==> flow/design.v <==
`timescale 1ns / 1ps
module alu(
        oe,
        opcode,
        in1,
        in2,
        carry,
        out,
        flags
    );
parameter width = 16;
parameter flags_width = 5;
input                       oe;
input [3:0]                 opcode;
input [width-1 : 0]         in1;
input [width-1 : 0]         in2;
input                       carry;
output[width-1 : 0]         out;
output[flags_width-1 : 0]   flags;   
reg [width-1 : 0]           result;
reg                         p, s, z, o, c;
always @(*) begin
    case(opcode)
        0: begin
            {c, result} = in1 + in2 + carry;
            o = (in1[width-1] == in2[width-1]) && (in1[width-1] != result[width-1]);
        end
        1: begin
            {c, result} = in1 - in2 - carry;
            o = (in1[width-1] != in2[width-1]) && (in1[width-1] != result[width-1]);
        end
        2: begin
            {c, result} = in2 - in1 - carry;
            o = (in2[width-1] != in1[width-1]) && (in2[width-1] != result[width-1]);
        end
        4: begin
            result = in1 & in2;
            c = 0;
            o = 0;
        end
        5: begin
            result = in1 | in2;
            c = 0;
            o = 0;
        end
        6: begin
            result = in1 ^ in2;
            c = 0;
            o = 0;
        end
        3: begin
            result = ~(in1 | in2);
            c = 0;
            o = 0;
        end
        7: begin
            result = (in1 << 1) | (in2 << 1);
            c = in1[width-1] | in2[width - 1];
            o = result[width-1] != c;
        end
        8: begin
            result = (in1 >> 1) | (in2 >> 1);
            c = in1[0] | in2[0];
            o = in1[width-1] | in2[width-1];
        end
        9: begin
            result = {in1[width-1], in1[width-1:1]} | {in2[width-1], in2[width-1:1]};
            c = in1[0] | in2[0];
            o = 0;
        end
        default: begin
            result = 0;
            c = 0;
            o = 0;
        end
    endcase
    z = result == 0;
    s = result[width-1];
    p = ~^result;
end
assign out = oe ? result : 0;
assign flags = {p, s, z, o, c};
endmodule
`timescale 1ns / 1ps
module bus(
        alu_in,
        ram_in,
        ram_out,
        io_in,
        io_out,
        regs_in,
        regs_out,
        cp_in,
        cp_out,
        ind_in,
        ind_out,
        am_out,
        aie_out,
        t1_out,
        t2_out,
        offset_in,
        ri_out,
        disp_out
    );
parameter width = 16;
input [width-1 : 0] alu_in;
input [width-1 : 0] ram_in;
input [width-1 : 0] io_in;
input [width-1 : 0] regs_in;
input [width-1 : 0] cp_in;
input [width-1 : 0] ind_in;
input [width-1 : 0] offset_in;
output[width-1 : 0] am_out;
output[width-1 : 0] aie_out;
output[width-1 : 0] t1_out;
output[width-1 : 0] t2_out;
output[width-1 : 0] ri_out;
output[width-1 : 0] ram_out;
output[width-1 : 0] io_out;
output[width-1 : 0] regs_out;
output[width-1 : 0] cp_out;
output[width-1 : 0] ind_out;
output[width-1 : 0] disp_out;
wire [width-1 : 0]  bus;
assign bus = alu_in | ram_in | io_in | regs_in | cp_in | ind_in | offset_in;
assign am_out = bus;
assign aie_out = bus;
assign ram_out = bus;
assign io_out = bus;
assign regs_out = bus;
assign cp_out = bus;
assign ind_out = bus;
assign t1_out = bus;
assign t2_out = bus;
assign ri_out = bus;
assign disp_out = bus;
endmodule
`timescale 1ns / 1ps
module register(
        clk,
        rst,
        oe,
        we,
        in,
        out,
        disp_out
    );
parameter width = 16;
input               clk;
input               rst;
input               oe;
input               we;
input [width-1 : 0] in;
output[width-1 : 0] out;
output[width-1 : 0] disp_out;
reg [width-1 : 0]   data;
always @(posedge clk) begin
    if(rst)
        data <= 0;
    else if(we)
        data <= in;
end
assign out = oe ? data : 0;
assign disp_out = data;
endmodule
`timescale 1ns / 1ps
module registers(
        clk,
        oe,
        we,
        addr,
        in,
        out,
        disp_addr,
        disp_out
    );
parameter width = 16;
parameter depth = 8;
parameter addr_width = 3;
input clk;
input oe;
input we;
input [addr_width-1 : 0]    addr;
input [width-1 : 0]         in;
output[width-1 : 0]         out;
input [addr_width-1 : 0]    disp_addr;
output[width-1 : 0]         disp_out;
reg [width-1 : 0]           regs[depth-1 : 0];
always @(posedge clk) begin
    if(we)
        regs[addr] <= in;
end
assign out = oe ? regs[addr] : 0;
assign disp_out = regs[disp_addr];
endmodule
`timescale 1ns / 1ps
module uc(
        clk,
        rst,
        ri,
        ind,
        regs_addr,
        regs_oe,
        regs_we,
        alu_oe,
        alu_carry,
        alu_opcode,
        ram_oe,
        ram_we,
        io_oe,
        io_we,
        cp_oe,
        cp_we,
        ind_sel,
        ind_oe,
        ind_we,
        am_oe,
        am_we,
        aie_oe,
        aie_we,
        t1_oe,
        t1_we,
        t2_oe,
        t2_we,
        ri_oe,
        ri_we,
        disp_state
    );
parameter word_width =          16;
parameter state_width =         16;
input                           clk;
input                           rst;
input [word_width-1 : 0]        ri;
input [word_width-1 : 0]        ind;
output reg                      alu_oe;
output reg                      alu_carry;
output reg[3 : 0]               alu_opcode;
output reg                      ram_oe;
output reg                      ram_we;
output reg                      io_oe;
output reg                      io_we;
output reg[2 : 0]               regs_addr;
output reg                      regs_oe;
output reg                      regs_we;
output reg                      cp_oe;
output reg                      cp_we;
output reg                      ind_sel;         
output reg                      ind_oe;
output reg                      ind_we;
output reg                      am_oe;
output reg                      am_we;
output reg                      aie_oe;
output reg                      aie_we;
output reg                      t1_oe;
output reg                      t1_we;
output reg                      t2_oe;
output reg                      t2_we;
output reg                      ri_oe;           
output reg                      ri_we;
output[state_width-1 : 0]       disp_state;
wire [0:6]                      cop;
wire                            d;
wire [0:1]                      mod;
wire [0:2]                      rg;
wire [0:2]                      rm;
wire [0:3]							  jump_val;
assign jump_val = {ri[4], ri[5], ri[6], ri[7]};
assign cop  = {ri[0], ri[1], ri[2], ri[3], ri[4], ri[5], ri[6]};
assign d    = {ri[7]};
assign mod  = {ri[8], ri[9]};
assign rg   = {ri[10], ri[11], ri[12]};
assign rm   = {ri[13], ri[14], ri[15]};
reg [state_width-1 : 0] state, state_next;
reg [state_width-1 : 0] decoded_src, decoded_src_next;       
reg [state_width-1 : 0] decoded_dst, decoded_dst_next;       
reg [state_width-1 : 0] decoded_exec, decoded_exec_next;     
reg [state_width-1 : 0] decoded_store, decoded_store_next;   
reg decoded_d, decoded_d_next;                               
always @(posedge clk) begin
    state <= 'h00;
    if(!rst) begin
        state <= state_next;
        if(state == 'h20) begin
            decoded_src <= decoded_src_next;
            decoded_dst <= decoded_dst_next;
            decoded_exec <= decoded_exec_next;
            decoded_store <= decoded_store_next;
            decoded_d <= decoded_d_next;
        end
    end
end
always @(*) begin
    state_next = 'h00;
    decoded_src_next = 'h00;
    decoded_dst_next = 'h00;
    decoded_exec_next = 'h00;
    decoded_store_next = 'h00;
    decoded_d_next = 0;
    alu_oe = 0;
    alu_carry = 0;
    alu_opcode = 0;
    ram_oe = 0;
    ram_we = 0;
    io_oe = 0;
    io_we = 0;
    regs_addr = 0;
    regs_oe = 0;
    regs_we = 0;
    cp_oe = 0;
    cp_we = 0;
    ind_sel = 0;
    ind_oe = 0;
    ind_we = 0;
    am_oe = 0;
    am_we = 0;
    aie_oe = 0;
    aie_we = 0;
    t1_oe = 0;
    t1_we = 0;
    t2_oe = 0;
    t2_we = 0;
    ri_oe = 0;
    ri_we = 0;
    case(state)
        'h00: begin
            state_next = 'h10;
        end
        'h10: begin
            cp_oe = 1;
            am_we = 1;
            state_next = 'h10 + 1;
        end
        'h10 + 'd1: begin
            am_oe = 1;
            state_next = 'h10 + 2;
        end
        'h10 + 'd2: begin
            ram_oe = 1;
            ri_we = 1;
            state_next = 'h20;
        end
        'h20: begin
				if(cop[1] == 0)begin		 
					if(cop[3] == 0) begin	 
						if(cop[0] == 0) begin	 
							if(cop[2] == 0) begin	 
								if(cop[5] == 1)begin				 
									decoded_d_next      = d;
									decoded_dst_next    = (mod == 2'b11) || (d == 1) ? 'h50 : 'h54;
									decoded_exec_next   = 'h60;
									decoded_src_next    = (cop[0:6] == 7'b0000011 && mod != 2'b11) ? 'h130 : ((mod == 2'b11) || (d == 1) ? 'h50 : 'h54);
									decoded_store_next  = (mod == 2'b11) || (d == 1) ? 'h70 : 'h74;
								end
								else begin							 
									decoded_d_next      = d;
									decoded_dst_next    = (mod == 2'b11) || (d == 1) ? 'h50 : 'h54;
									decoded_exec_next   = 'h60;
									decoded_src_next    = (cop[4:6]== 3'b101 && mod != 2'b11) ? 'h60 : ((mod == 2'b11) || (d == 0) ? 'h40 : 'h44);
									decoded_store_next  =  cop[4:6]== 3'b101 ? 'h10 : ((mod == 2'b11) || (d == 1) ? 'h70 : 'h74);
								end
							end
							if(cop[2] == 1) begin	 
								if(cop[5] == 1)begin				 
									decoded_d_next      = d;
									decoded_dst_next    = (mod == 2'b11) || (d == 1) ? 'h50 : 'h54;
									decoded_exec_next   = 'h60;
									decoded_src_next    = 'h110;
									decoded_store_next  = (mod == 2'b11) || (d == 1) ? 'h70 : 'h74;
								end
								else begin							 
									decoded_d_next      = d;
									decoded_dst_next    = (mod == 2'b11) || (d == 1) ? 'h50 : 'h54;
									decoded_exec_next   = 'h60;
									decoded_src_next    = 'h110;
									decoded_store_next  =  cop[4:6]== 3'b101 ? 'h10 : ((mod == 2'b11) || (d == 1) ? 'h70 : 'h74);
								end
							end
						end
						if(cop[0] == 1) begin	 
									decoded_d_next      = d;
									decoded_dst_next    = (mod == 2'b11) || (d == 1) ? 'h50 : 'h54;
									decoded_exec_next   = 'h60;
									decoded_src_next    = (cop[0:6] == 7'b1000011 && mod != 2'b11) ? 'h160 : ((mod == 2'b11) || (d == 1) ? 'h50 : 'h54);
									decoded_store_next  = 'h80;
						end
					end
					if(cop[3] == 1) begin	 
						if(cop[0] == 0) begin	 
							if(cop[2] == 0) begin	 
								 decoded_d_next      = 0;
								 decoded_dst_next    = mod == 2'b11 ? 'h50 : 'h54;
								 decoded_src_next    = mod == 2'b11 ? 'h40 : 'h44;
								 decoded_exec_next   = 'h60;
								 decoded_store_next  = mod == 2'b11 ? 'h70 : 'h74; 
							end
						end
						if(cop[0] == 1) begin	 
							if(cop[2] == 0) begin	 
								decoded_src_next	  = 'h60;
							end
						end
					end
				end
				if(cop[1] == 1)begin		 
					if(cop[3] == 0) begin	 
						if(cop[0] == 0) begin	 
							if(cop[2] == 0) begin	 
								decoded_d_next      = d;
								decoded_dst_next    = (mod == 2'b11) || (d == 1) ? 'h50 : 'h54;
								decoded_src_next    = (mod == 2'b11) || (d == 0) ? 'h40 : 'h44;
								decoded_exec_next   = 'h64;
								decoded_store_next  = 'h80 ; 
							end
							if(cop[2] == 1) begin	 
								decoded_d_next      = d;
								decoded_dst_next    = (mod == 2'b11) || (d == 1) ? 'h50 : 'h54; 
								decoded_src_next    = 'h110;
								decoded_exec_next   = 'h64;
								decoded_store_next  = 'h80 ;
							end
						end
					end
					if(cop[3] == 1) begin	 
						if(cop[0] == 0) begin	 
							if(cop[2] == 0) begin	 
								decoded_d_next      = d;
								decoded_dst_next    = (mod == 2'b11) || (d == 1) ? 'h50 : 'h54;	 
								decoded_src_next    = (mod == 2'b11) || (d == 0) ? 'h40 : 'h44;
								decoded_exec_next   = 'h64;
								decoded_store_next  = (mod == 2'b11) || (d == 1) ? 'h70 : 'h74;	 
							end
							if(cop[2] == 1) begin	 
								decoded_d_next      = d;
								decoded_dst_next    = (mod == 2'b11) || (d == 1) ? 'h50 : 'h54; 
								decoded_src_next    = 'h110;
								decoded_exec_next   = 'h64;
								decoded_store_next  = (mod == 2'b11) || (d == 1) ? 'h70 : 'h74;
							end
						end
					end
				end			
					case(mod)
						 2'b00: begin
							  state_next = rm[0] ? 'h34 : 'h30;
						 end
						 2'b11: begin
							  state_next = decoded_src_next;
						 end
						 2'b10: begin
							  state_next = 'h90;
						 end
					endcase
        end
		  'h150:begin
				regs_addr = 3;
				regs_oe = 1;
				t2_we = 1;
				state_next = 'h150 + 1;
		  end
		  'h150 + 'd1:begin
				t1_oe = 0;
				t2_oe = 1;
				alu_opcode = 2;
				alu_carry = 1;
				alu_oe = 1;
				regs_addr = 3;
				regs_we = 1;
				t2_we = 1;
				am_we = 1;
				state_next = 'h150 + 2;
		  end
		  'h150 +'d2:begin
				am_oe = 1;
				ind_oe = 1;
				ram_we = 1;
				state_next = 'h120 + 3;
		  end
		  'h120:begin
				regs_addr = 3;
				regs_oe = 1;
				t2_we = 1;
				state_next = 'h120 + 1;
		  end
		  'h120 + 'd1:begin
				t1_oe = 0;
				t2_oe = 1;
				alu_opcode = 2;
				alu_carry = 1;
				alu_oe = 1;
				regs_addr = 3;
				regs_we = 1;
				t2_we = 1;
				am_we = 1;
				state_next = 'h120 + 2;
		  end
		  'h120 +'d2:begin
				am_oe = 1;
				t1_oe = 1;
				t2_oe = 0;
				alu_opcode = 5;
				alu_oe = 1;
				ram_we = 1;
				state_next = 'h120 + 3;
		  end
		  'h120+'d3:begin
				state_next = 'h80;
		  end
		  'h160:begin
				regs_addr = 3;
				regs_oe = 1;
				am_we = 1;
				t2_we = 1;
				state_next = 'h160 +1;
			end	
		  'h160 + 'd1:begin
				t2_oe = 1;
				alu_opcode = 0;
				alu_carry = 1;
				alu_oe = 1;
				regs_addr = 3;
				regs_we = 1;
				am_oe = 1;
				state_next = 'h160+2;
			end
		  'h160+ 'd2:begin
				ram_oe = 1;
				ind_we = 1;
				state_next = decoded_store;
			end
		  'h130:begin
				regs_addr = 3;
				regs_oe = 1;
				am_we = 1;
				t2_we = 1;
				state_next = 'h130 +1;
			end
			'h130 + 'd1:begin
				t1_oe = 0;
				t2_oe = 1;
				alu_opcode = 0;
				alu_carry = 1;
				alu_oe = 1;
				regs_addr = 3;
				regs_we = 1;
				am_oe = 1;
				state_next = 'h130+2;
			end
			'h130+ 'd2:begin
				ram_oe = 1;
				t2_we = 1;
				if(mod == 2'b11)
					state_next = 'h130+4;
				else
					state_next = 'h130+3;
			end
			'h130+ 'd3:begin
				t1_oe = 1;
				t2_oe = 0;
				alu_opcode = 5;
				alu_oe = 1;
				am_we = 1;
				state_next = 'h130+4;
			end
			'h130+ 'd4:begin
				t1_oe = 0;
				t2_oe = 1;
				alu_opcode = 5;
				alu_oe = 1;
				t1_we = 1;
				state_next = decoded_store;
			end
		  'h90: begin
				cp_oe = 1;
				t1_we = 1;
				state_next = 'h90 + 1;
		  end
		  'h90 + 'd1: begin
				t1_oe = 1;
            t2_oe = 0;
            alu_carry = 1;
            alu_opcode = 0;
				alu_oe = 1;
				cp_we = 1;
				state_next = rm[0] ? 'h34 : 'h30;
		  end
		  'h34: begin
            regs_addr = rm;
            regs_oe = 1;
            if(decoded_d)
                t2_we = 1;
            else
                t1_we = 1;
            if(mod == 2'b10)
					state_next = 'h100;
				else
					if(cop[2] == 1)
						state_next = 'h110;
					else
						state_next = decoded_src;
        end
		  'h30: begin
            regs_addr = rm[1] ? 7 : 6;
            regs_oe = 1;
            t1_we = 1;
            state_next = 'h30 + 1;
        end
        'h30 + 'd1: begin
            regs_addr = rm[2] ? 5 : 4;
            regs_oe = 1;
            t2_we = 1;
            state_next = 'h30 + 2;
        end
        'h30 + 'd2: begin
            t1_oe = 1;
            t2_oe = 1;
            alu_carry = 0;
            alu_opcode = 0;
            alu_oe = 1;
            if(decoded_d)
                t2_we = 1;
            else
                t1_we = 1;
				if(mod == 2'b10)
					state_next = 'h100;
				else
					if(cop[2] == 1)
						state_next = 'h110;
					else
						state_next = decoded_src;
        end
		  'h100: begin
				cp_oe = 1;
            am_we = 1;
				state_next = 'h100 + 1;
		  end
		  'h100 + 'd1: begin
				am_oe = 1;
				state_next = 'h100 + 2;
		  end
		  'h100 + 'd2: begin
				ram_oe = 1;
				if(decoded_d)
                t1_we = 1;
            else
                t2_we = 1;
				state_next = 'h100 + 3;
		  end
		  'h100 + 'd3: begin
				t1_oe = 1;
            t2_oe = 1;
            alu_carry = 0;
            alu_opcode = 0;
            alu_oe = 1;
            if(decoded_d)
                t2_we = 1;
            else
                t1_we = 1;
				if(cop[2] == 1)
					state_next = 'h110;
				else	
					state_next = decoded_src;
		  end
		  'h110: begin
				cp_oe = 1;
				t2_we = 1;
				state_next = 'h110 + 1;
		  end
		  'h110 + 'd1: begin
				t1_oe = 0;
				t2_oe = 1;
				alu_carry = 1;
            alu_opcode = 0;
				alu_oe = 1;
				cp_we = 1;
				state_next = 'h110 + 2;
		  end
		  'h110 + 'd2: begin
				cp_oe = 1;
				am_we = 1;
				state_next = 'h110 + 3;
		  end
		  'h110 + 'd3: begin
				am_oe = 1;
				state_next = 'h110 + 4;
		  end
		  'h110 + 'd4: begin
				ram_oe = 1;
				if(decoded_d)
                t1_we = 1;
            else
                t2_we = 1;
				state_next = decoded_dst;
		  end
        'h40: begin
            regs_addr = decoded_d ? rm : rg;
            regs_oe = 1;
            t2_we = 1;
            state_next = decoded_dst;
        end
        'h44: begin
            t1_oe = 0;
            t2_oe = 1;
            alu_opcode = 5;
            alu_oe = 1;
            am_we = 1;
            state_next = 'h44 + 1;
        end
        'h44 + 'd1: begin
            am_oe = 1;
            state_next = 'h44 + 2;
        end
        'h44 + 'd2: begin
            ram_oe = 1;
            t2_we = 1;
            state_next = decoded_dst;
        end
        'h50: begin
            regs_addr = decoded_d ? rg : rm;
            regs_oe = 1;
            t1_we = 1;
				if(cop[0:6] == 2)
					state_next = 'h120;
				else	if(cop[0:6] == 3)
					state_next = 'h130;
				else	if(cop[0:6] == 7'b1000010)
					state_next = 'h150;
				else	if(cop[0:6] == 7'b1000011)
					state_next = 'h160;
				else
					state_next = decoded_exec;
        end
        'h54: begin
            t1_oe = 1;
            t2_oe = 0;
            alu_opcode = 5;
            alu_oe = 1;
            am_we = 1;
            state_next = 'h54 + 1;
        end
        'h54 + 'd1: begin
            am_oe = 1;
            state_next = 'h54 + 2;
        end
        'h54 + 'd2: begin
            ram_oe = 1;
            t1_we = 1;
				if(cop[0:6] == 2)
					state_next = 'h120;
				else	if(cop[0:6] == 3)
					state_next = 'h130;
				else	if(cop[0:6] == 7'b1000010)
					state_next = 'h150;
				else	if(cop[0:6] == 7'b1000011)
					state_next = 'h160;
				else
					state_next = decoded_exec;
        end
        'h60: begin
					if(cop[0] == 0) begin  
						if(cop[3] == 1) begin
							t1_oe = 1;
							case(cop[4:6])
								 3'b000: begin                                
									  alu_carry = 1;
									  alu_opcode = 0;
								 end
								 3'b001: begin                                
									  alu_carry = 1;
									  alu_opcode = 1;
								 end
								 3'b010: begin                                
									  alu_carry = 0;
									  alu_opcode = 2;
								 end
								 3'b011: begin                                
									  alu_opcode = 3;
								 end
								 3'b100: alu_opcode = 7;                   
								 3'b101: alu_opcode = 8;                   
								 3'b110: alu_opcode = 9;                   
							endcase
							ind_sel = 1;
							ind_we = 1;
						end
						else begin
							case(cop[4:6])
								3'b000: begin												 
									t2_oe = 1;
									alu_opcode = 5;
								end
								3'b101:begin												 
									t1_oe = 1;
									alu_opcode = 5;
									cp_we = 1;
								end
							endcase
						end
						alu_oe = 1;
						t1_we = 1;
						state_next = decoded_store;
					end
					else begin 
						case(jump_val)
							4'b0000: begin									 
								if( (ind[4] | ind[2]) == 1 )
									state_next = 'h140;
								else state_next = 'h80;
							end
							4'b0001: begin									 
								if( ind[3] == 1 )
									state_next = 'h140;
								else state_next = 'h80;
							end
							4'b0010: begin									 
								if( ((ind[1]^ind[3]) | ind[2]) == 1 )
									state_next = 'h140;
								else state_next = 'h80;
							end
							4'b0011: begin									 
								if( (ind[1]^ind[3]) == 1 )
									state_next = 'h140;
								else state_next = 'h80;
							end
							4'b0100: begin									 
								if( ind[2] == 1 )
									state_next = 'h140;
								else state_next = 'h80;
							end
							4'b0101: begin									 
								if( ind[1] == 1 )
									state_next = 'h140;
								else state_next = 'h80;
							end
							4'b0110: begin									 
								if( ind[3] == 1 )
									state_next = 'h140;
								else state_next = 'h80;
							end
							4'b0111: begin									 
								if( ind[4] == 1 )
									state_next = 'h140;
								else state_next = 'h80;
							end
							4'b1000: begin									 
								if( (ind[4] | ind[2] ) == 0 )
									state_next = 'h140;
								else state_next = 'h80;
							end
							4'b1001: begin									 
								if( ind[0] == 0 )
									state_next = 'h140;
								else state_next = 'h80;
							end
							4'b1010: begin									 
								if( ((ind[1]^ind[3]) | ind[2]) == 0 )
									state_next = 'h140;
								else state_next = 'h80;
							end
							4'b1011: begin									 
								if( (ind[1]^ind[3]) == 0 )
									state_next = 'h140;
								else state_next = 'h80;
							end
							4'b1100: begin									 
								if( ind[2] == 0 )
									state_next = 'h140;
								else state_next = 'h80;
							end
							4'b1101: begin									 
								if( ind[1] == 0 )
									state_next = 'h140;
								else state_next = 'h80;
							end
							4'b1110: begin									 
								if( ind[3] == 0 )
									state_next = 'h140;
								else state_next = 'h80;
							end
							4'b1111: begin									 
								if( ind[4] == 0 )
									state_next = 'h140;
								else state_next = 'h80;
							end
						endcase
					end
        end
        'h64: begin
            t1_oe = 1;
            t2_oe = 1;
            case(cop[4:6])
                3'b000: begin                                
                    alu_carry = 0;
                    alu_opcode = 0;
                end
                3'b001: begin                                
                    alu_carry = ind[0];
                    alu_opcode = 0;
                end
                3'b010: begin                                
                    alu_carry = 0;
                    alu_opcode = 1;
                end
                3'b011: begin                                
                    alu_carry = ind[0];
                    alu_opcode = 1;
                end
                3'b100: alu_opcode = 4;                   
                3'b101: alu_opcode = 5;                    
                3'b110: alu_opcode = 6;                   
            endcase
            alu_oe = 1;
            t1_we = 1;
            ind_sel = 1;
            ind_we = 1;
            state_next = decoded_store;
        end
		  'h140:begin
				cp_oe = 1;
				t1_we = 1;
				state_next = 'h140 + 1;
		  end
		  'h140 + 'd1:begin
				ri_oe = 1;
				t2_we = 1;
				state_next = 'h140 + 2;
		  end
		  'h140 + 'd2:begin
				t1_oe = 1;
				t2_oe = 1;
				alu_opcode = 0;
				alu_carry = 0;
				alu_oe = 1;
				cp_we = 1;
				state_next = 'h10;
		  end
        'h70: begin
            t1_oe = 1;
            t2_oe = 0;
            alu_opcode = 5;
            alu_oe = 1;
            regs_addr = decoded_d ? rg : rm;
            regs_we = 1;
            state_next = 'h80;
        end
        'h74: begin
            t1_oe = 1;
            t2_oe = 0;
            alu_opcode = 5;
            alu_oe = 1;
            am_oe = 1;
            ram_we = 1;
            state_next = 'h74 + 1;
        end
        'h74 + 'd1: begin
            state_next = 'h80;
        end
        'h80: begin
            cp_oe = 1;
            t1_we = 1;
            state_next = 'h80 + 1;
        end
        'h80 + 'd1: begin
            t1_oe = 1;
            cp_we = 1;
            alu_oe = 1;
            alu_carry = 1;
            alu_opcode = 0;
            state_next = 'h10;
        end
        default: ;
    endcase
end
assign disp_state = state;
endmodule
`timescale 1ns / 1ps
module calc_didactic(
        clk,
        rst,
        mem_addr,
        mem_we,
        mem_wdata,
        mem_rdata
    );
parameter addr_width = 10;
parameter word_width = 16;
input                       clk;
input                       rst;
output[addr_width-1 : 0]    mem_addr;
output                      mem_we;
output[word_width-1 : 0]    mem_wdata;
input [word_width-1 : 0]    mem_rdata;
wire[word_width-1 : 0]      disp_cp, disp_ind, disp_am, disp_aie, disp_t1, disp_t2, disp_ri, disp_mag;
wire[word_width-1 : 0]      disp_state, disp_reg_data;
wire[word_width-1 : 0]      io_in;
wire                        io_oe, io_we;
wire                        cp_oe;
wire                        cp_we;
wire[word_width-1 : 0]      cp_in;
wire[word_width-1 : 0]      cp_out;
register #(word_width) cp(clk, rst, cp_oe, cp_we, cp_in, cp_out, disp_cp);
wire                        ind_oe;
wire                        ind_we;
wire[word_width-1 : 0]      ind_in;
wire[word_width-1 : 0]      ind_out;
register #(word_width) ind(clk, rst, ind_oe, ind_we, ind_in, ind_out, disp_ind);
wire                        am_oe;
wire                        am_we;
wire[word_width-1 : 0]      am_in;
wire[word_width-1 : 0]      am_out;
register #(word_width) am(clk, rst, am_oe, am_we, am_in, am_out, disp_am);
wire                        aie_oe;
wire                        aie_we;
wire[word_width-1 : 0]      aie_in;
wire[word_width-1 : 0]      aie_out;
register #(word_width) aie(clk, rst, aie_oe, aie_we, aie_in, aie_out, disp_aie);
wire                        t1_oe;
wire                        t1_we;
wire[word_width-1 : 0]      t1_in;
wire[word_width-1 : 0]      t1_out;
register #(word_width) t1(clk, rst, t1_oe, t1_we, t1_in, t1_out, disp_t1);
wire                        t2_oe;
wire                        t2_we;
wire[word_width-1 : 0]      t2_in;
wire[word_width-1 : 0]      t2_out;
register #(word_width) t2(clk, rst, t2_oe, t2_we, t2_in, t2_out, disp_t2);
wire                        ri_oe;
wire                        ri_we;
wire[word_width-1 : 0]      ri_in;
wire[word_width-1 : 0]      ri_out;
register #(word_width) ri(clk, rst, ri_oe, ri_we, ri_in, ri_out, disp_ri);
wire                        alu_oe;
wire[3 : 0]                 alu_opcode;
wire                        alu_carry;
wire[word_width-1 : 0]      alu_out;
wire[4 : 0]                 alu_flags;
alu #(word_width, 5) alu(alu_oe, alu_opcode, t1_out, t2_out, alu_carry, alu_out, alu_flags);
wire                        ram_oe;
wire                        ram_we;
wire[word_width-1 : 0]      ram_in;
wire[word_width-1 : 0]      ram_out;
assign mem_addr = am_out[addr_width-1 : 0];
assign mem_we = ram_we;
assign mem_wdata = ram_in;
assign ram_out = ram_oe ? mem_rdata : 0;
wire                        regs_oe;
wire                        regs_we;
wire[2 : 0]                 regs_addr;
wire[word_width-1 : 0]      regs_in;
wire[word_width-1 : 0]      regs_out;
registers #(word_width) regs(clk, regs_oe, regs_we, regs_addr, regs_in, regs_out, 3'b000, disp_reg_data);
wire                        ind_sel;
wire[word_width-1 : 0]      ind_mag;
assign ind_in = ind_sel ? alu_flags : ind_mag;
wire[word_width-1 : 0]      offset_out;
assign offset_out = {{8{ri_out[8]}}, ri_out[8], ri_out[9], ri_out[10], ri_out[11], ri_out[12], ri_out[13], ri_out[14], ri_out[15]};
bus #(word_width) mag(alu_out, ram_out, ram_in, {word_width{1'b0}}, io_in, regs_out, regs_in, cp_out, cp_in, ind_out, ind_mag, am_in, aie_in, t1_in, t2_in, offset_out, ri_in, disp_mag);
uc #(word_width) uc(clk, rst, disp_ri, disp_ind, regs_addr, regs_oe, regs_we, alu_oe, alu_carry, alu_opcode, ram_oe, ram_we, io_oe, io_we, cp_oe, cp_we, ind_sel, ind_oe, ind_we, am_oe, am_we, aie_oe, aie_we, t1_oe, t1_we, t2_oe, t2_we, ri_oe, ri_we, disp_state);
endmodule
Ticket comment

* Reports on calc_didactic
Module calc_didactic before and after one edit of its RTL, step after step. Lines under "unedited" count in the file above, lines under "edited" in the edited file. "change": "edited" minus "unedited" as printed here. "relative change": 100 x difference / "unedited". Library cell names are shortened. The mark -- stands for no value.
Set-up: design top calc_didactic, clock port clk, cell library sky130hd, library corner tt_025C_1v80

* Diff
Unified diff, file above to edited file. This change comes from a script, not from a designer; no optimisation was intended.
begin of diff
@@ -1013,5 +1013,6 @@
 wire[word_width-1 : 0]      aie_in;
 wire[word_width-1 : 0]      aie_out;
-register #(word_width) aie(clk, rst, aie_oe, aie_we, aie_in, aie_out, disp_aie);
+assign aie_out = aie_in;
+assign disp_aie = aie_in;
 wire                        t1_oe;
 wire                        t1_we;
end of diff

* Elaborated design
Source: Yosys, flattened and elaborated, memories not mapped. Widths are those after wreduce. Registers that Yosys merges into a memory's read port (data or address) are not register bits. Print and check cells do not count. Memory sizes are those after Yosys's memory passes, which may raise the word count (mostly to a power of two), join words into wider ones and drop unused or constant bits.
Operators by class:
- add/sub/neg operators | unedited 6, edited 6, change 0, relative change 0.00%
- equality and inequality tests | unedited 99, edited 99, change 0, relative change 0.00%
- muxes and demuxes | unedited 159, edited 159, change 0, relative change 0.00%
- bitwise gates (word level) | unedited 19, edited 19, change 0, relative change 0.00%
- reductions and logical operators | unedited 53, edited 53, change 0, relative change 0.00%
Operator kinds equal on both sides are left out: 72.
Storage and ports:
- flip-flop bits (word level) | unedited 171, edited 171, change 0, relative change 0.00%
- bits in writable memories | unedited 128, edited 128, change 0, relative change 0.00%
- memory cells | unedited 1, edited 1, change 0, relative change 0.00%
Memories:
- shape (words x width / read and write ports) | unedited regs.regs 8 x 16 bit 1R1W, edited regs.regs 8 x 16 bit 1R1W

* Logic depth
Depth = most cells in a row (Yosys ltp): at word level without a register or memory, in the mapped netlist without a sequential cell, where the memories' decode and read muxes count.
Logic depth:
- word-level depth | unedited 22, edited 22, change 0, relative change 0.00%
- ABC_AREA | unedited 0, edited 0
- mapped depth | unedited 29, edited 28, change -1, relative change -3.45%
- gate-level depth less buffers | unedited 24, edited 24, change 0, relative change 0.00%

* After synthesis
Yosys stat after the flow's synthesis: flattened, memories mapped to cells. It holds for the ABC_AREA given above (unset counts as 0); a run with the other value may have another netlist.
Mapped netlist:
- cells in the netlist | unedited 1833, edited 1841, change +8, relative change +0.44%
- mapped area (µm²) | unedited 16478.3, edited 16522.1, change +43.8, relative change +0.27%
- flip-flop cells | unedited 239, edited 239, change 0, relative change 0.00%
- buffers | unedited 121, edited 116, change -5, relative change -4.13%
Cell types:
- mux2i_1 | unedited 23, edited 51, change +28, relative change +121.74%
- nand2_1 | unedited 221, edited 198, change -23, relative change -10.41%
- nor2_1 | unedited 164, edited 181, change +17, relative change +10.37%
- o211ai_1 | unedited 23, edited 7, change -16, relative change -69.57%
- nand4_1 | unedited 13, edited 28, change +15, relative change +115.38%
- o2111ai_1 | unedited 3, edited 14, change +11, relative change +366.67%
- a31oi_1 | unedited 16, edited 25, change +9, relative change +56.25%
- nand2b_1 | unedited 24, edited 16, change -8, relative change -33.33%
- a221o_1 | unedited 13, edited 5, change -8, relative change -61.54%
- o21ai_1 | unedited 5, edited 12, change +7, relative change +140.00%
- or2_2 | unedited 3, edited 10, change +7, relative change +233.33%
- o22ai_1 | unedited 19, edited 13, change -6, relative change -31.58%
- a21oi_1 | unedited 98, edited 93, change -5, relative change -5.10%
- and3_1 | unedited 13, edited 8, change -5, relative change -38.46%
- mux4_2 | unedited 13, edited 8, change -5, relative change -38.46%
- a211oi_1 | unedited 77, edited 73, change -4, relative change -5.19%
- a221oi_1 | unedited 18, edited 14, change -4, relative change -22.22%
- nor4_1 | unedited 13, edited 9, change -4, relative change -30.77%
Cell types equal on both sides are left out: 20. The list need not be complete. The figures by module come from a second, unflattened synthesis with its own total; it is not the netlist above.
Second synthesis, totals:
- cells (unflattened synthesis) | unedited 2119, edited 2119, change 0, relative change 0.00%
- area (unflattened synthesis) (µm²) | unedited 19582.5, edited 19582.5, change 0.0, relative change 0.00%
Rows give one instance, submodules left out.
Modules, unedited:
- registers #(width=16) | times used 1, cells 361, area 6138.4 µm²
- alu | times used 1, cells 638, area 4355.4 µm²
- register #(width=16) | times used 6, cells 69, area 684.4 µm²
- uc #(word_width=16) | times used 1, cells 462, area 3265.6 µm²
- bus #(width=16) | times used 1, cells 208, area 1441.4 µm²
- calc_didactic | times used 1, cells 36, area 275.3 µm²
Modules, edited:
- registers #(width=16) | times used 1, cells 361, area 6138.4 µm²
- alu | times used 1, cells 638, area 4355.4 µm²
- register #(width=16) | times used 6, cells 69, area 684.4 µm²
- uc #(word_width=16) | times used 1, cells 462, area 3265.6 µm²
- bus #(width=16) | times used 1, cells 208, area 1441.4 µm²
- calc_didactic | times used 1, cells 36, area 275.3 µm²

* Worst setup path after synthesis
OpenSTA on the mapped netlist: ideal clock, no wires. The path of least setup slack (recovery checks aside). Input and output delay are each 20% of the period. Register names are those of the netlist, which keeps one name where synthesis merged equal registers.
Timing path after synthesis:
- kind | unedited flip-flop to output port, edited flip-flop to output port
- start | unedited reg uc.state[2], edited reg uc.state[1]
- end | unedited out mem_wdata[15], edited out mem_wdata[10]
- clock period (ps) | unedited 10000, edited 10000, change 0, relative change 0.00%
- arrival (ps) | unedited 4994, edited 4754, change -240, relative change -4.81%
- path slack (ps) | unedited 3006, edited 3246, change +240
- delay of the path (ps) | unedited 4994, edited 4754, change -240, relative change -4.81%
- stages | unedited 22, edited 22, change 0, relative change 0.00%
- synthesis period reached (ps) | unedited 6994, edited 6754, change -240, relative change -3.43%
"delay of the path" is the arrival time less input delay plus setup time. A path that ends at an output port has no setup time. "stages": output pins that drive a net of the path, with the launching flip-flop's if there is one; two outputs of one cell count as two. "synthesis period reached" = period - worst setup slack (recovery checks aside). The figure is calculated, with input and output delays left at 20% of the set period. The rows between start and end are the longest chain of elaborated cells between them; the timing report does not say that the signal goes this way. Where chains are equally long, one stands for them. Each line given opens the expression or statement behind the cell; cells for indexed reads and writes are added by Yosys, which also makes memories of some case tables.
Between the ends, after synthesis, unedited: cell sequence dfxtp_1 buf_4 buf_4 or4_1 clkbuf_1 nor4_1 a211o_1 or2_2 buf_2 buf_1 nand2_1 ha_1 inv_1 ha_1 a21o_1 a21o_1 a21o_1 or3b_2 o221ai_1 xnor2_2 a211oi_4 o21bai_1, cells in the longest elaborated chain 13, elaborated cells between the ends (all ways) 103, classes of those cells 6 x add/sub; 53 x eq/ne; 20 x mux; 11 x logic; 12 x reduce/logical; 1 x memory
RTL lines, path after synthesis, unedited:
- from (decl) | RTL line 273 | reg [state_width-1 : 0] state, state_next;
- from (assign) | RTL line 280 | state <= 'h00;
- from (assign) | RTL line 282 | state <= state_next;
- == test 16 x 9 -> 1 bit | RTL line 324 | case(state)
- OR reduction 11 bit
- parallel mux 1 bit (select 2 bit) | RTL line 324
- two-way mux 16 bit | RTL line 163 | assign out = oe ? data : 0;
- subtractor 16 x 16 -> 17 bit | RTL line 33 | {c, result} = in2 - in1 - carry;
- subtractor 17 x 1 -> 17 bit | RTL line 33
- parallel mux 16 bit (select 10 bit) | RTL line 23 | case(opcode)
- two-way mux 16 bit | RTL line 81 | assign out = oe ? result : 0;
- bitwise OR 16 bit x5 | RTL line 125 | assign bus = alu_in | ram_in | io_in | regs_in | cp_in | ind_in | offset_in;
- to (decl) | RTL line 990 | output[word_width-1 : 0]    mem_wdata;
Between the ends, after synthesis, edited: cell sequence dfxtp_1 or4_1 buf_2 nor3_2 a41oi_1 nand2_1 clkbuf_1 nand2_1 inv_1 fa_1 inv_1 fa_1 a21bo_2 a211oi_1 o21bai_1 a21boi_0 nor2_1 xnor2_1 a221o_1 a21oi_1 o2111a_1 inv_1, cells in the longest elaborated chain 13, elaborated cells between the ends (all ways) 104, classes of those cells 6 x add/sub; 53 x eq/ne; 20 x mux; 12 x logic; 12 x reduce/logical; 1 x memory
RTL lines, path after synthesis, edited:
- from (decl) | RTL line 273 | reg [state_width-1 : 0] state, state_next;
- from (assign) | RTL line 280 | state <= 'h00;
- from (assign) | RTL line 282 | state <= state_next;
- == test 16 x 9 -> 1 bit | RTL line 324 | case(state)
- OR reduction 11 bit
- parallel mux 1 bit (select 2 bit) | RTL line 324
- two-way mux 16 bit | RTL line 163 | assign out = oe ? data : 0;
- subtractor 16 x 16 -> 17 bit | RTL line 33 | {c, result} = in2 - in1 - carry;
- subtractor 17 x 1 -> 17 bit | RTL line 33
- parallel mux 16 bit (select 10 bit) | RTL line 23 | case(opcode)
- two-way mux 16 bit | RTL line 81 | assign out = oe ? result : 0;
- bitwise OR 16 bit x5 | RTL line 125 | assign bus = alu_in | ram_in | io_in | regs_in | cp_in | ind_in | offset_in;
- to (decl) | RTL line 990 | output[word_width-1 : 0]    mem_wdata;

* Path in the finished layout
Path of least setup slack in the final report of each run of pair 1 (OpenROAD, finished layout, wires in). Where an end is a register, its clock arrival counts in the times. The path's times are printed in steps of 10 ps; the period is the one set.
Timing path after layout:
- kind | unedited flip-flop to output port, edited flip-flop to output port
- start | unedited reg uc.state[1], edited reg uc.state[7]
- end | unedited out mem_wdata[6], edited out mem_wdata[14]
- clock period (ps) | unedited 10000, edited 10000, change 0, relative change 0.00%
- arrival (ps) | unedited 7540, edited 7340, change -200, relative change -2.65%
- path slack (ps) | unedited 460, edited 660, change +200
- stages | unedited 22, edited 22, change 0, relative change 0.00%
The rows between start and end are the longest chain of elaborated cells between them; the timing report does not say that the signal goes this way. Where chains are equally long, one stands for them.
Between the ends, after layout, unedited: cell sequence dfxtp_1 or4_1 nor4_1 a211o_1 or2_2 nand2_1 inv_1 fa_1 inv_1 fa_1 a21boi_0 o21a_1 nor2_1 o21bai_1 xor2_1 a22oi_1 o311ai_1 a2111oi_0 buf_4 o21a_2 inv_1 clkdlybuf4s50_1, cells in the longest elaborated chain 13, elaborated cells between the ends (all ways) 104, classes of those cells 6 x add/sub; 53 x eq/ne; 20 x mux; 12 x logic; 12 x reduce/logical; 1 x memory
RTL lines, path after layout, unedited:
- from (decl) | RTL line 273 | reg [state_width-1 : 0] state, state_next;
- from (assign) | RTL line 280 | state <= 'h00;
- from (assign) | RTL line 282 | state <= state_next;
- == test 16 x 9 -> 1 bit | RTL line 324 | case(state)
- OR reduction 11 bit
- parallel mux 1 bit (select 2 bit) | RTL line 324
- two-way mux 16 bit | RTL line 163 | assign out = oe ? data : 0;
- subtractor 16 x 16 -> 17 bit | RTL line 33 | {c, result} = in2 - in1 - carry;
- subtractor 17 x 1 -> 17 bit | RTL line 33
- parallel mux 16 bit (select 10 bit) | RTL line 23 | case(opcode)
- two-way mux 16 bit | RTL line 81 | assign out = oe ? result : 0;
- bitwise OR 16 bit x5 | RTL line 125 | assign bus = alu_in | ram_in | io_in | regs_in | cp_in | ind_in | offset_in;
- to (decl) | RTL line 990 | output[word_width-1 : 0]    mem_wdata;
Between the ends, after layout, edited: cell sequence dfxtp_1 nand4bb_1 nor3_2 a41oi_1 nand2_1 buf_4 nand2_1 ha_1 inv_1 ha_1 a21o_1 a31oi_1 o21ai_0 a2111oi_0 buf_4 o31ai_1 xnor2_1 o22ai_1 nor3_1 o2111a_1 inv_1 clkdlybuf4s50_1, cells in the longest elaborated chain 13, elaborated cells between the ends (all ways) 104, classes of those cells 6 x add/sub; 53 x eq/ne; 20 x mux; 12 x logic; 12 x reduce/logical; 1 x memory
RTL lines, path after layout, edited:
- from (decl) | RTL line 273 | reg [state_width-1 : 0] state, state_next;
- from (assign) | RTL line 280 | state <= 'h00;
- from (assign) | RTL line 282 | state <= state_next;
- == test 16 x 9 -> 1 bit | RTL line 324 | case(state)
- OR reduction 11 bit
- parallel mux 1 bit (select 2 bit) | RTL line 324
- two-way mux 16 bit | RTL line 163 | assign out = oe ? data : 0;
- subtractor 16 x 16 -> 17 bit | RTL line 33 | {c, result} = in2 - in1 - carry;
- subtractor 17 x 1 -> 17 bit | RTL line 33
- parallel mux 16 bit (select 10 bit) | RTL line 23 | case(opcode)
- two-way mux 16 bit | RTL line 81 | assign out = oe ? result : 0;
- bitwise OR 16 bit x5 | RTL line 125 | assign bus = alu_in | ram_in | io_in | regs_in | cp_in | ind_in | offset_in;
- to (decl) | RTL line 990 | output[word_width-1 : 0]    mem_wdata;

* Flow runs
Runs of the flow (Yosys, OpenROAD) on both versions; the two runs of a pair have the same settings. The constraints put input and output delay at 20% of the set period each and load the outputs with 0.01 pF.
Flow settings, pair 1: CORE_UTILIZATION 40, period_ns 10.0, CAP_MARGIN 20, CORE_MARGIN 2, SLEW_MARGIN 20
Final reports, pair 1:
- chip area in the Yosys report (µm²) | unedited 16478.3, edited 16522.1, change +43.8, relative change +0.27%
- total die area (µm²) | unedited 42834.5, edited 42946.3, change +111.8, relative change +0.26%
- standard-cell area after routing (µm²) | unedited 18406.4, edited 18431.4, change +25.0, relative change +0.14%
- utilization | unedited 0.452, edited 0.451, change -0.001
- setup slack of the worst path (ps) | unedited 462, edited 657, change +195
- post-route setup TNS (ps) | unedited 0, edited 0, change 0
- final worst hold slack (ps) | unedited 455, edited 451, change -4
- overall power (W) | unedited 0.002304, edited 0.002297, change -0.000007, relative change -0.30%
- clock period achieved (ps) | unedited 9538, edited 9343, change -195, relative change -2.04%
Flow settings, pair 2: CORE_UTILIZATION 42, CTS_CLUSTER_DIAMETER 165, MAX_ROUTING_LAYER met4, PLACE_DENSITY 0.57, SLEW_MARGIN 10, period_ns 8.61, CAP_MARGIN 20, CORE_MARGIN 2
Final reports, pair 2:
- chip area in the Yosys report (µm²) | unedited 16478.3, edited 16522.1, change +43.8, relative change +0.27%
- total die area (µm²) | unedited 40834.3, edited 40941.5, change +107.2, relative change +0.26%
- standard-cell area after routing (µm²) | unedited 18566.6, edited 18629.1, change +62.5, relative change +0.34%
- utilization | unedited 0.48, edited 0.481, change +0.001
- setup slack of the worst path (ps) | unedited 268, edited 278, change +10
- post-route setup TNS (ps) | unedited 0, edited 0, change 0
- final worst hold slack (ps) | unedited 453, edited 449, change -4
- overall power (W) | unedited 0.002624, edited 0.002703, change +0.000079, relative change +3.01%
- clock period achieved (ps) | unedited 8342, edited 8332, change -10, relative change -0.12%
"clock period achieved": clock period set for the run, less the worst setup slack. It is reckoned from that one timing run; input and output delays stay at 20% of the period that was set. By "overall power" is meant OpenSTA's value without simulated activity: inputs other than the clock are taken to toggle once in ten clock periods, and the tool carries that through the logic.
